==> flow/design.v <==
`default_nettype none
module busBridge3
  (i_CLK,
   i_rst,
   i_dataRx,
   i_strobeRx,
   o_dataTx,
   i_strobeTx,
   i_strobeSync,
   o_busAddr,
   o_busData,
   i_busData,
   o_busWe,
   o_busRe,
   i_busAck  
   );
   input wire   i_CLK;      
   input wire   i_rst;  
   input wire [7:0] i_dataRx;
   input wire 	    i_strobeRx;  
   output wire [7:0] o_dataTx;
   input wire 	     i_strobeTx;  
   input wire 	     i_strobeSync;
   output reg [31:0] o_busAddr;
   output reg [31:0] o_busData;
   input wire [31:0] i_busData;
   output reg 	     o_busWe;   
   output reg 	     o_busRe;
   input wire 	     i_busAck;
   localparam STROBE_TX_DELAY = 32'd2;  
   reg 		     pendingRead;
   reg [15:0] 	     readMargin;
   reg [15:0] 	     readMarginMin;
   reg [31:0] 	     shiftIn;
   wire [31:0] 	     nextShiftIn = {i_dataRx, shiftIn[31:8]};
   reg [31:0] 	     shiftOut;
   wire [31:0] 	     nextShiftOut = {8'd0, shiftOut[31:8]};
   assign o_dataTx = shiftOut[7:0];
   localparam STATE_IDLE = 8'd0;
   localparam STATE_ADDRINC = 8'd1;
   localparam STATE_WORDWIDTH = 8'd2;
   localparam STATE_NWORDS = 8'd3;
   localparam STATE_ADDRWRITE = 8'd4;
   localparam STATE_WRITE = 8'd5;
   localparam STATE_ADDRREAD = 8'd6;
   localparam STATE_READ = 8'd7;
   localparam STATE_MARGIN = 8'd8;
   reg [1:0] 	     nRemMinusOne;
   reg [7:0] 	     state;
   reg [31:0] 	     addr;
   reg [7:0] 	     config_addrInc;
   reg [1:0] 	     config_wordwidthMinusOne;
   reg [15:0] 	     config_nWordsMinusOne;
   reg [15:0] 	     countNWords;
   task doRead(input [31:0] newAddr, input[15:0] paramCountMinusOne);
      begin
	 o_busRe <= 1'b1;
	 o_busAddr <= newAddr;
	 pendingRead <= 1'b1;
	 addr <= newAddr + {24'd0, config_addrInc};
	 readMargin <= 16'd0;	 
	 if (paramCountMinusOne == 16'd0) begin
	    state <= STATE_IDLE;
	    nRemMinusOne <= 2'd0;		 
	    countNWords <= 16'dx;		 
	 end else begin
	    countNWords <= paramCountMinusOne - 16'd1;
	    state <= STATE_READ;
	    nRemMinusOne <= config_wordwidthMinusOne;		 
	 end
      end
   endtask   
   always @(posedge i_CLK) begin
      o_busWe <= 1'b0;
      o_busRe <= 1'b0;      
      o_busAddr <= 32'bx;      
      o_busData <= 32'bx;      
      readMargin <= (readMargin == 16'hFFFF) ? readMargin : readMargin + 16'd1;
      if (i_strobeTx) begin
	 shiftOut 	<= nextShiftOut;
	 if (pendingRead)
	   readMarginMin <= 16'd0;  
	 else
	   readMarginMin <= readMargin < readMarginMin ? readMargin : readMarginMin;  
      end
      if (i_busAck & pendingRead) begin
	 shiftOut <= i_busData;
	 pendingRead <= 1'b0;
	 readMargin <= 16'd0;
      end
      if (i_strobeRx) begin
	 shiftIn <= nextShiftIn;
	 nRemMinusOne <= nRemMinusOne - 2'd1;
	 if (nRemMinusOne == 2'd0) begin
	    case (state)
	      STATE_IDLE: begin
		 case (i_dataRx)
		   STATE_ADDRWRITE: begin
		      state <= i_dataRx; 
		      nRemMinusOne <= 2'd3;
		   end
		   STATE_WRITE: begin
		      state <= i_dataRx;
		      countNWords <= config_nWordsMinusOne;
		      nRemMinusOne <= config_wordwidthMinusOne;      
		   end
		   STATE_ADDRREAD: begin
		      state <= i_dataRx; 
		      nRemMinusOne <= 2'd3;
		   end
		   STATE_ADDRINC: begin
		      state <= i_dataRx; 
		      nRemMinusOne <= 2'd0;
		   end
		   STATE_WORDWIDTH: begin 
		      state <= i_dataRx; 
		      nRemMinusOne <= 2'd0;
		   end
		   STATE_NWORDS: begin 
		      state <= i_dataRx; 
		      nRemMinusOne <= 2'd1;
		   end
		   STATE_READ: begin
		      doRead(addr, config_nWordsMinusOne);
		   end
		   STATE_MARGIN: begin
		      state <= i_dataRx; 
		      nRemMinusOne <= 2'd0;
		      if (pendingRead) begin
			 shiftOut <= 16'd0;
			 pendingRead <= 1'b0;
		      end else begin
			 shiftOut <= (readMarginMin < STROBE_TX_DELAY) ? 32'd0 : readMarginMin - STROBE_TX_DELAY;
		      end
		      readMarginMin <= 16'hFFFF;
		   end
		   default: begin 
		      state <= STATE_IDLE;
		      nRemMinusOne <= 2'd0;
		   end
		 endcase
	      end
	      STATE_ADDRWRITE: begin 
		 addr <= nextShiftIn;
		 state <= STATE_WRITE;
		 countNWords <= config_nWordsMinusOne;
		 nRemMinusOne <= config_wordwidthMinusOne;      
	      end
	      STATE_ADDRREAD: begin
		 doRead(nextShiftIn, config_nWordsMinusOne);
	      end
	      STATE_ADDRINC: begin 
		 config_addrInc <= nextShiftIn[31:24];
		 state <= STATE_IDLE;
		 nRemMinusOne <= 2'd0;
	      end
	      STATE_WORDWIDTH: begin
		 config_wordwidthMinusOne <= nextShiftIn[31:24];
		 state <= STATE_IDLE;
		 nRemMinusOne <= 2'd0;
	      end
	      STATE_NWORDS: begin
		 config_nWordsMinusOne <= nextShiftIn[31:16];
		 state <= STATE_IDLE;
		 nRemMinusOne <= 2'd0;
	      end
	      STATE_WRITE: begin
		 o_busWe <= 1'b1;
		 o_busAddr <= addr;		 
		 case (config_wordwidthMinusOne)
		   2'd0: o_busData <= {24'd0, nextShiftIn[31:24]};		   
		   2'd1: o_busData <= {16'd0, nextShiftIn[31:16]};
		   2'd2: o_busData <= {8'd0, nextShiftIn[31:8]};
		   2'd3: o_busData <= nextShiftIn;
		 endcase
		 addr <= addr + {24'd0, config_addrInc};
		 if (countNWords == 16'd0) begin
		    state <= STATE_IDLE;
		    nRemMinusOne <= 2'd0;		 
		    countNWords <= 16'dx;		 
		 end else begin
		    countNWords <= countNWords - 16'd1;
		    nRemMinusOne <= config_wordwidthMinusOne;		 
		 end
	      end
	      STATE_READ: begin
		 doRead(addr, countNWords);
	      end
	      STATE_MARGIN: begin
		 state <= STATE_IDLE;
		 nRemMinusOne <= 2'd0;		 	      
	      end
	      default: begin
		 state <= STATE_IDLE;
		 nRemMinusOne <= 2'd0;		 	      
	      end
	    endcase
	 end  
      end  
      if (i_strobeSync) begin
	 state <= STATE_IDLE;
	 nRemMinusOne <= 2'd0;
	 pendingRead <= 1'b0;	 
      end
      if (i_rst) begin
	 o_busWe <= 1'b0;
	 o_busRe <= 1'b0;
	 o_busAddr <= 32'd0;
	 pendingRead <= 1'b0;
	 readMargin <= 16'hFFFF;
	 readMarginMin <= 16'hFFFF;
	 shiftIn <= 32'd0;
	 shiftOut <= 32'd0;
	 nRemMinusOne <= 2'd0;
	 state <= STATE_IDLE;
	 addr <= 32'd0;
	 config_addrInc <= 8'd1;
	 config_wordwidthMinusOne <= 2'd3;
	 config_nWordsMinusOne <= 16'd0;
	 countNWords <= 16'd0;
      end
   end   
endmodule
Subject: tool reports on busBridge3

Hi,

---- Tool chain data of busBridge3 ----
Tool output for the design above before and after an edit, in the order of the flow.
Lines under "before" count in the file above, lines under "after" in the edited file.
"change": "after" minus "before" as printed here.
Cell names lack the library's common part.
Not given: -
design
  top ..................................... busBridge3
  clock ................................... i_CLK
  library ................................. sky130hd
  timing corner ........................... tt_025C_1v80

---- The edit ----
The edit as a unified diff against the file above.
The edited RTL no longer does the same as the RTL above: the edit was made by script, with no optimisation intended.
begin of diff
@@ -35,5 +35,6 @@
    wire [31:0] 	     nextShiftIn = {i_dataRx, shiftIn[31:8]};
    reg [31:0] 	     shiftOut;
-   wire [31:0] 	     nextShiftOut = {8'd0, shiftOut[31:8]};
+   reg [31:0] 	     nextShiftOut;
+   always @(posedge i_CLK) nextShiftOut <= {8'd0, shiftOut[31:8]};
    assign o_dataTx = shiftOut[7:0];
    localparam STATE_IDLE = 8'd0;
end of diff

---- Word-level counts ----
Source: Yosys, flattened and elaborated, memories not mapped. Widths are those after wreduce. Registers that Yosys merges into a memory's read port (data or address) are not register bits. Print and check cells do not count. Equal cells are merged and count once.
operators by class
  what                              before  after  change
  bitwise gates (word level)        3       3      0
  muxes and demuxes                 54      54     0
  reductions and logical operators  19      19     0
  $lt $le $gt $ge                   2       2      0
  equality and inequality tests     22      22     0
  shift-type cells                  0       0      0
  multipliers                       0       0      0
  add/subtract/negate cells         7       7      0
  div/mod/pow operators             0       0      0
Operator kinds equal on both sides are left out: 42.
storage and ports
  what                             before  after  change
  flip-flop bits (word level)      247     271    +24
  memories                         0       0      0
  clocked read ports x word width  0       0      0
  memory bits (read-only)          0       0      0
  latch bits                       0       0      0
  elaborated cells                 123     124    +1
  memory bits (writable)           0       0      0
  bits of input ports              46      46     0

---- Logic depth ----
Yosys ltp: most cells in a row. Word level: on the elaborated netlist, between registers, memories and ports. Mapped: between sequential cells and ports; inverters and the memories' decode and read muxes count.
depth
  what                          before  after  change
  depth in word-level cells     8       8      0
  ABC_AREA                      0       0      -
  mapped depth                  19      21     +2
  depth with buffers taken out  13      14     +1

---- Mapped cells and area ----
Yosys stat after the flow's synthesis: flattened, memories mapped to cells. It holds for the ABC_AREA given above (unset counts as 0); a run with the other value may have another netlist.
cell types
  cell type  before  after  change
  nor2_1     153     189    +36
  nand2_1    169     195    +26
  dfxtp_1    239     263    +24
  a21oi_1    115     137    +22
  a31oi_1    23      10     -13
  nor3b_1    1       12     +11
  nand3b_1   10      2      -8
  buf_4      1       9      +8
  clkbuf_1   101     94     -7
  o21ai_0    89      96     +7
  a211oi_1   28      21     -7
  nor4_1     31      25     -6
  nand4_1    28      22     -6
  a22oi_1    2       8      +6
  mux2_2     27      22     -5
  buf_1      12      17     +5
  o31ai_1    8       3      -5
  a41o_1     5       0      -5
Cell types equal on both sides are left out: 9.
Not every row of either side is listed.
mapped netlist
  what                               before   after    change
  flip-flop cells                    239      263      +24
  standard cells after synthesis     1588     1669     +81
  cell area after synthesis (sq um)  12998.7  13648.1  +649.4

---- Worst setup path after synthesis ----
OpenSTA on the mapped netlist: ideal clock, no wires. The path of least setup slack (recovery checks aside). Input and output delay are each 20% of the period. Register names are those of the netlist, which keeps one name where synthesis merged equal registers.
timing post-synthesis
  what                                 before        after         change
  kind                                 reg-to-reg    reg-to-reg    -
  start                                reg state[0]  reg state[1]  -
  end                                  reg addr[10]  reg addr[12]  -
  library setup time (ns)              0.133         0.133         0.000
  period (ns)                          5.0           5.0           0.0
  buffers on the path                  5             7             +2
  launch time at the first pin (ns)    0.000         0.000         0.000
  driving pins on the path             19            22            +3
  path delay (ns)                      4.539         4.629         +0.090
  arrival time (ns)                    4.406         4.496         +0.090
  required time (ns)                   4.867         4.867         0.000
  slack (ns)                           0.460         0.371         -0.089
  period reached after synthesis (ns)  4.54          4.629         +0.089
"path delay" is the arrival time less input delay plus setup time.
"driving pins on the path" counts driving pins, that of a launching flip-flop among them; a cell with two outputs on the path counts twice.
"period reached after synthesis" = period - worst setup slack (recovery checks aside). The figure is calculated, with input and output delays left at 20% of the set period.
The rows between start and end are the longest chain of elaborated cells between them; the timing report does not say that the signal goes this way. Where chains are equally long, one stands for them.
Each line given opens the expression or statement behind the cell; cells for indexed reads and writes are added by Yosys, which also makes memories of some case tables.
A register here has more assigning lines than the two given.
on the way, post-synthesis, before
  cell sequence ........................... dfxtp_1 -> clkbuf_1 -> nor4b_2 -> nand2_1 -> clkbuf_1 -> clkbuf_1 -> buf_1 -> clkbuf_1 -> nand2_1 -> nand2_1 -> ha_1 -> fa_1 -> a211oi_1 -> nor2_1 -> o41ai_1 -> a21o_1 -> mux2_2 -> a211oi_1 -> nor4_1
  cells in the longest elaborated chain ... 4
ends and longest elaborated chain, post-synthesis, before
  what                          line  text
  start: declaration            49    reg [7:0] state;
  start: assignment             99    state <= i_dataRx;
  start: assignment             103   state <= i_dataRx;
  equality test 8 x 3 -> 1 bit  95    case (state)
  OR reduction 2 bit            -
  nonzero test 4 bit            -
  AND reduction 4 bit           -
  end: assignment               144   addr <= nextShiftIn;
  end: assignment               176   addr <= addr + {24'd0, config_addrInc};
  end: declaration              50    reg [31:0] addr;
on the way, post-synthesis, after
  cell sequence ........................... dfxtp_1 -> buf_2 -> nor4bb_2 -> nand2_1 -> buf_2 -> buf_2 -> buf_2 -> buf_2 -> clkbuf_1 -> clkbuf_1 -> nand2_1 -> nand2_1 -> ha_1 -> fa_1 -> a211oi_1 -> nor2_1 -> o21ai_1 -> or2_2 -> o21bai_1 -> mux2_2 -> a211oi_1 -> nor4_1
  cells in the longest elaborated chain ... 4
ends and longest elaborated chain, post-synthesis, after
  what                          line  text
  start: declaration            50    reg [7:0] state;
  start: assignment             100   state <= i_dataRx;
  start: assignment             104   state <= i_dataRx;
  equality test 8 x 3 -> 1 bit  96    case (state)
  OR reduction 2 bit            -
  nonzero test 4 bit            -
  AND reduction 4 bit           -
  end: assignment               145   addr <= nextShiftIn;
  end: assignment               177   addr <= addr + {24'd0, config_addrInc};
  end: declaration              51    reg [31:0] addr;

---- Path in the finished layout ----
From the final timing report of the runs of pair 1: the path of least setup slack in the routed layout; clock arrival at registers is part of the times.
timing post-layout
  what                               before        after         change
  kind                               reg-to-reg    reg-to-reg    -
  start                              reg state[4]  reg state[2]  -
  end                                reg addr[16]  reg addr[23]  -
  arrival time (ns)                  4.79          4.75          -0.04
  slack (ns)                         0.39          0.50          +0.11
  driving pins on the path           14            15            +1
  library setup time (ns)            0.11          0.08          -0.03
  launch time at the first pin (ns)  0.54          0.56          +0.02
  period (ns)                        4.75          4.75          0.00
  buffers on the path                1             1             0
  required time (ns)                 5.18          5.25          +0.07
The rows between start and end are the longest chain of elaborated cells between them; the timing report does not say that the signal goes this way. Where chains are equally long, one stands for them.
A register here has more assigning lines than the two given.
on the way, post-layout, before
  cell sequence ........................... dfxtp_1 -> or4_1 -> nor3_4 -> buf_4 -> nand2_1 -> nand2_1 -> ha_1 -> nor2_1 -> o21bai_1 -> o41a_1 -> nand2_1 -> or4b_2 -> a311oi_1 -> nor3_1
  cells in the longest elaborated chain ... 4
ends and longest elaborated chain, post-layout, before
  what                          line  text
  start: declaration            49    reg [7:0] state;
  start: assignment             99    state <= i_dataRx;
  start: assignment             103   state <= i_dataRx;
  equality test 8 x 3 -> 1 bit  95    case (state)
  OR reduction 2 bit            -
  nonzero test 4 bit            -
  AND reduction 4 bit           -
  end: assignment               144   addr <= nextShiftIn;
  end: assignment               176   addr <= addr + {24'd0, config_addrInc};
  end: declaration              50    reg [31:0] addr;
on the way, post-layout, after
  cell sequence ........................... dfxtp_1 -> nor4bb_2 -> nand2_2 -> nand2_1 -> nand2_1 -> ha_1 -> o21ai_0 -> nor3_1 -> o41ai_2 -> buf_4 -> nand4bb_1 -> or4_1 -> o211ai_1 -> a22oi_1 -> o21ai_0
  cells in the longest elaborated chain ... 4
ends and longest elaborated chain, post-layout, after
  what                          line  text
  start: declaration            50    reg [7:0] state;
  start: assignment             100   state <= i_dataRx;
  start: assignment             104   state <= i_dataRx;
  equality test 8 x 3 -> 1 bit  96    case (state)
  OR reduction 2 bit            -
  nonzero test 4 bit            -
  AND reduction 4 bit           -
  end: assignment               145   addr <= nextShiftIn;
  end: assignment               177   addr <= addr + {24'd0, config_addrInc};
  end: declaration              51    reg [31:0] addr;

---- Measured runs ----
Both versions went through the flow (Yosys, OpenROAD) with the same settings in each pair. Constraints: input delay and output delay 20% of the set period each, output load 0.01 pF.
settings, pair 1
  CORE_UTILIZATION ........................ 40
  period_ns ............................... 4.75
  CAP_MARGIN .............................. 20
  CORE_MARGIN ............................. 2
  SLEW_MARGIN ............................. 20
results, pair 1
  what                                     before   after    change
  total negative slack (ns)                0.000    0.000    0.000
  die footprint (sq um)                    33955.4  35613.4  +1658.0
  utilization of the finished layout       0.478    0.481    +0.003
  smallest setup slack (ns)                0.393    0.500    +0.107
  clock period achieved (ns)               4.357    4.250    -0.107
  total power after layout (uW)            5681     6016     +335
  lowest hold slack (ns)                   0.455    0.343    -0.112
  synthesis area (sq um)                   12998.7  13648.1  +649.4
  standard-cell area after layout (sq um)  15439.8  16144.2  +704.4
settings, pair 2
  CAP_MARGIN .............................. 20
  CELL_PAD_IN_SITES_DETAIL_PLACEMENT ...... 0
  CELL_PAD_IN_SITES_GLOBAL_PLACEMENT ...... 0
  CORE_MARGIN ............................. 6
  CORE_UTILIZATION ........................ 29
  SETUP_SLACK_MARGIN ...................... 0.42
  TNS_END_PERCENT ......................... 45
  period_ns ............................... 4.01
  SLEW_MARGIN ............................. 20
results, pair 2
  what                                     before   after    change
  total negative slack (ns)                0.000    0.000    0.000
  die footprint (sq um)                    50048.4  52413.5  +2365.1
  utilization of the finished layout       0.364    0.366    +0.002
  smallest setup slack (ns)                0.460    0.534    +0.074
  clock period achieved (ns)               3.550    3.476    -0.074
  total power after layout (uW)            6975     7201     +226
  lowest hold slack (ns)                   0.452    0.343    -0.109
  synthesis area (sq um)                   12998.7  13648.1  +649.4
  standard-cell area after layout (sq um)  16085.4  16769.8  +684.4
"clock period achieved" means the clock period less the worst setup slack. The figure is calculated, with input and output delays left at 20% of the set period.
"total power after layout" rests on the timing tool's default activity at the inputs, not on a simulated workload.

Regards
